==> flow/design.v <==
module ResonantLowPassFilter(
    input clk,
    input signed [15:0] audio_in,
    input signed [15:0] cutoff,
    input signed [15:0] resonance,
    input signed [15:0] gain,
    input reset_n,
    output reg signed [15:0] filtered_audio
);
    parameter [15:0] MAX_POS_VALUE = 16'h7FFF;
    parameter [15:0] MIN_NEG_VALUE = -16'h8000;
    reg signed [15:0] state;
    reg signed [15:0] feedback;
    reg signed [15:0] output_reg;
    reg signed [15:0] alpha;
    reg signed [15:0] beta;
    reg signed [15:0] gamma;
    wire signed [31:0] fb_prod  = $signed(state) * $signed(beta);
    wire signed [31:0] out_prod = $signed(state) * $signed(alpha);
    wire signed [16:0] fb_full  = fb_prod >>> 15;
    wire signed [16:0] out_full = out_prod >>> 15;
    wire signed [16:0] st_full  = $signed(audio_in) - $signed(feedback);
    wire signed [16:0] fa_full  = $signed(output_reg) + ($signed(gamma) >>> 1);
    function signed [15:0] sat17;
        input signed [16:0] v;
        begin
            if (v > $signed({MAX_POS_VALUE[15], MAX_POS_VALUE}))
                sat17 = $signed(MAX_POS_VALUE);
            else if (v < $signed({MIN_NEG_VALUE[15], MIN_NEG_VALUE}))
                sat17 = $signed(MIN_NEG_VALUE);
            else
                sat17 = v[15:0];
        end
    endfunction
    always @(posedge clk or negedge reset_n) begin
        if (!reset_n) begin
            state <= $signed(16'h0000);
            feedback <= $signed(16'h0000);
            output_reg <= $signed(16'h0000);
            alpha <= $signed(16'h0000);
            beta <= $signed(16'h0000);
            gamma <= $signed(16'h0000);
            filtered_audio <= $signed(16'h0000);
        end else begin
            alpha <= $signed(cutoff);
            beta <= $signed(resonance);
            gamma <= $signed(gain);
            feedback <= sat17(fb_full);
            state <= sat17(st_full);
            output_reg <= sat17(out_full);
            filtered_audio <= sat17(fa_full);  
        end
    end
endmodule
# Step by step through the tools: ResonantLowPassFilter
# Tool output for the design above, in the order of the flow.
# Lines are those of the file above, counted from 1.
# Operators carry their Yosys type and port widths (W data, S select, Z words).
# A cell with n/a has no value.
# inputs
design	ResonantLowPassFilter
clock_port	clk
lib	sky130hd
pvt_corner	tt_025C_1v80

# Word level
# Yosys after proc, flatten, opt, wreduce and memory -nomap, before mapping. Enables and synchronous resets that opt folds into registers are not counted as muxes. Memory bits, and registers merged into a memory's read port (data or address), are not among the register bits. Print and check cells are not counted. Equal cells are merged and count once.
# word_totals
regBits	112
output_inout_bits	16
wordCells	27
# classes
add_sub_neg	2
multipliers	2
n_cmp	8
n_mux	8
# op_table
op	count
$mul A16 B16 Y32	2
$mux W16	8
$gt A17 B16 Y1 const B	4
$lt A17 B16 Y1 const B	4
$add A16 B15 Y17	1
$sub A16 B16 Y17	1

# Logic depth
# Yosys ltp: most cells in a row. Word level: on the elaborated netlist, between registers, memories and ports. Mapped: between sequential cells and ports; inverters and the memories' decode and read muxes count.
# depth
word_depth	4
abc_area	0
mapped_depth	24

# Synthesis result
# Source: synth_stat.txt of the flow (Yosys; design flattened, memories mapped). It holds for the ABC_AREA given above (unset counts as 0); a run with the other value may have another netlist.
# The area totals of this step are shown rounded.
# types
type	count	area_total_um2
sky130_fd_sc_hd__fa_1	524	1.05E+04
sky130_fd_sc_hd__dfrtp_1	111	2.78E+03
sky130_fd_sc_hd__ha_1	190	2377.28
sky130_fd_sc_hd__inv_1	607	2.28E+03
sky130_fd_sc_hd__and2_1	244	1.53E+03
sky130_fd_sc_hd__nand2_1	265	994.704
sky130_fd_sc_hd__xnor2_1	51	446.678
sky130_fd_sc_hd__a21oi_1	72	360.346
sky130_fd_sc_hd__clkbuf_1	80	300.288
sky130_fd_sc_hd__nor2_1	51	191.434
sky130_fd_sc_hd__o21ai_0	36	180.173
sky130_fd_sc_hd__xor2_1	18	157.651
sky130_fd_sc_hd__o21a_1	17	127.622
sky130_fd_sc_hd__maj3_2	9	101.347
sky130_fd_sc_hd__nand2b_1	15	93.84
sky130_fd_sc_hd__nand3_1	17	85.082
sky130_fd_sc_hd__maj3_1	7	70.067
sky130_fd_sc_hd__a211oi_1	9	67.565
# Other cell types: 45; their cells: 121.
# synth_totals
mapped_cells	2444
synth_area_um2	23560
seqArea_um2	2778
ff_cells	111

# Worst setup path after synthesis
# OpenSTA on the mapped netlist: ideal clock, no wires. The path of least setup slack (recovery checks aside). Input and output delay are each 20% of the period. Register names are those of the netlist, which keeps one name where synthesis merged equal registers.
# synth_timing
path_type	register to register
from	register state[15]
to	register feedback[13]
period_ns	7.0
setup_ns	0.125
launch_ns	0.000
t_arrival_ns	6.258
required_time_ns	6.875
setup_slack_ns	0.617
path_delay_ns	6.383
path_stages	22
n_path_buf	2
period_less_setup_slack_ns	6.383
# "path_delay_ns" is the arrival time less input delay plus setup time.
# "path_stages": output pins that drive a net of the path, with the launching flip-flop's if there is one; two outputs of one cell count as two.
# "period_less_setup_slack_ns" is the clock period less the worst setup slack; recovery checks do not enter. This is arithmetic on one report: input and output delays are still those of the set period (20% each).
# The rows between start and end are the longest chain of elaborated cells between them; the timing report does not say that the signal goes this way. Where chains are equally long, one stands for them.
# A line is the first line of the expression or statement that the cell stems from. Yosys adds cells for indexed reads and writes and turns some case tables into memories.
# synth_between
cell_sequence	sky130_fd_sc_hd__dfrtp_1 > sky130_fd_sc_hd__clkbuf_1 > sky130_fd_sc_hd__nand2_1 > sky130_fd_sc_hd__inv_1 > sky130_fd_sc_hd__fa_1 > sky130_fd_sc_hd__fa_1 > sky130_fd_sc_hd__fa_1 > sky130_fd_sc_hd__fa_1 > sky130_fd_sc_hd__fa_1 > sky130_fd_sc_hd__inv_1 > sky130_fd_sc_hd__fa_1 > sky130_fd_sc_hd__inv_1 > sky130_fd_sc_hd__ha_1 > sky130_fd_sc_hd__and3_1 > sky130_fd_sc_hd__nand2_1 > sky130_fd_sc_hd__o211ai_1 > sky130_fd_sc_hd__a21oi_1 > sky130_fd_sc_hd__o21ai_0 > sky130_fd_sc_hd__or3_1 > sky130_fd_sc_hd__mux2i_1 > sky130_fd_sc_hd__buf_2 > sky130_fd_sc_hd__o21ai_1
elab_chain_len	4
# synth_rtl
item	line_no	source
start: declaration	12	reg signed [15:0] state;
start: assignment	37	state <= $signed(16'h0000);
start: assignment	49	state <= sat17(st_full);
$mul A16 B16 Y32	18	wire signed [31:0] fb_prod  = $signed(state) * $signed(beta);
$lt A17 B16 Y1	29	else if (v < $signed({MIN_NEG_VALUE[15], MIN_NEG_VALUE}))
$mux W16	29
$mux W16	27	if (v > $signed({MAX_POS_VALUE[15], MAX_POS_VALUE}))
end: assignment	38	feedback <= $signed(16'h0000);
end: assignment	48	feedback <= sat17(fb_full);
end: declaration	13	reg signed [15:0] feedback;

# Worst path after layout
# Path of least setup slack in the final report of run A (OpenROAD, finished layout, wires in). Where an end is a register, its clock arrival counts in the times.
# layout_timing
path_type	register to register
from	register state[15]
to	register feedback[12]
period_ns	9.33
setup_ns	0.16
launch_ns	0.44
t_arrival_ns	8.17
required_time_ns	9.61
setup_slack_ns	1.44
path_stages	20
n_path_buf	1
# The rows between start and end are the longest chain of elaborated cells between them; the timing report does not say that the signal goes this way. Where chains are equally long, one stands for them.
# layout_between
cell_sequence	sky130_fd_sc_hd__dfrtp_1 > sky130_fd_sc_hd__buf_4 > sky130_fd_sc_hd__nand2_1 > sky130_fd_sc_hd__fa_1 > sky130_fd_sc_hd__inv_1 > sky130_fd_sc_hd__fa_1 > sky130_fd_sc_hd__fa_1 > sky130_fd_sc_hd__fa_1 > sky130_fd_sc_hd__fa_1 > sky130_fd_sc_hd__inv_1 > sky130_fd_sc_hd__fa_1 > sky130_fd_sc_hd__inv_1 > sky130_fd_sc_hd__ha_1 > sky130_fd_sc_hd__a21oi_1 > sky130_fd_sc_hd__o211ai_1 > sky130_fd_sc_hd__a21oi_1 > sky130_fd_sc_hd__o21ai_0 > sky130_fd_sc_hd__or4_1 > sky130_fd_sc_hd__nand3_1 > sky130_fd_sc_hd__o21ai_0
elab_chain_len	4
# layout_rtl
item	line_no	source
start: declaration	12	reg signed [15:0] state;
start: assignment	37	state <= $signed(16'h0000);
start: assignment	49	state <= sat17(st_full);
$mul A16 B16 Y32	18	wire signed [31:0] fb_prod  = $signed(state) * $signed(beta);
$lt A17 B16 Y1	29	else if (v < $signed({MIN_NEG_VALUE[15], MIN_NEG_VALUE}))
$mux W16	29
$mux W16	27	if (v > $signed({MAX_POS_VALUE[15], MAX_POS_VALUE}))
end: assignment	38	feedback <= $signed(16'h0000);
end: assignment	48	feedback <= sat17(fb_full);
end: declaration	13	reg signed [15:0] feedback;

# 6 stored runs of ResonantLowPassFilter in the flow (synthesis by Yosys, layout by OpenROAD, sky130hd cells), in arbitrary order. Constraints: input delay and output delay 20% of the set period each, output load 0.01 pF.
# "timing.achieved_period_ns" is the run's clock period less its worst setup slack. It is reckoned from that one timing run; input and output delays stay at 20% of the period that was set.
# By "worst_path_allowed_less_slack_ns" is meant the share of the clock period that the worst setup path is allowed (20% is reserved at inputs, 20% at outputs), minus its slack. Clock arrival times at its registers enter into it.
# The measured numbers are rounded.
# Among the settings, - means not set for that run.
stored run	CELL_PAD_IN_SITES_DETAIL_PLACEMENT	CELL_PAD_IN_SITES_GLOBAL_PLACEMENT	CORE_ASPECT_RATIO	CORE_UTILIZATION	CTS_CLUSTER_DIAMETER	CTS_CLUSTER_SIZE	GPL_ROUTABILITY_DRIVEN	GPL_TIMING_DRIVEN	MAX_ROUTING_LAYER	MIN_ROUTING_LAYER	PLACE_DENSITY_LB_ADDON	period_ns	CAP_MARGIN	CORE_MARGIN	SLEW_MARGIN	SETUP_SLACK_MARGIN	ABC_AREA	TNS_END_PERCENT	yosys_chip_area_um2	design_die_area_um2	final_cell_area_um2	layout_utilization_pct	worstSetupSlack_ns	fin_tns_ns	timing.hold.ws_ns	timing.achieved_period_ns	worst_path_allowed_less_slack_ns	path_kind
run A	2	0	0.53	18	260	99	1	1	met4	met1	0.1	9.33	20	2	20	-	-	-	23560	133900	26680	20.6	1.438	0.000	0.655	7.892	7.89	register to register
run B	-	-	-	40	-	-	-	-	-	-	-	7.0	20	2	20	-	-	-	23560	60860	26020	44.9	0.338	0.000	0.636	6.662	6.66	register to register
run C	-	-	-	40	-	-	-	-	-	-	-	6.75	20	2	20	0.86	-	-	23560	60860	27620	47.7	0.414	0.000	0.620	6.336	6.34	register to register
run D	1	3	0.71	40	167	-	1	-	met4	met2	0.09	10.7	20	3	30	1.6	1	25	26020	68200	27950	43.6	3.448	0.000	0.588	7.252	7.25	register to register
run E	1	1	-	34	-	51	1	-	-	met2	0.02	7.0	20	10	20	-	1	15	26020	88000	28570	37.6	0.561	0.000	0.591	6.439	6.44	register to register
run F	-	-	-	40	-	-	-	-	-	-	-	6.75	20	2	20	-	-	-	23560	60860	26280	45.4	0.240	0.000	0.611	6.510	6.51	register to register
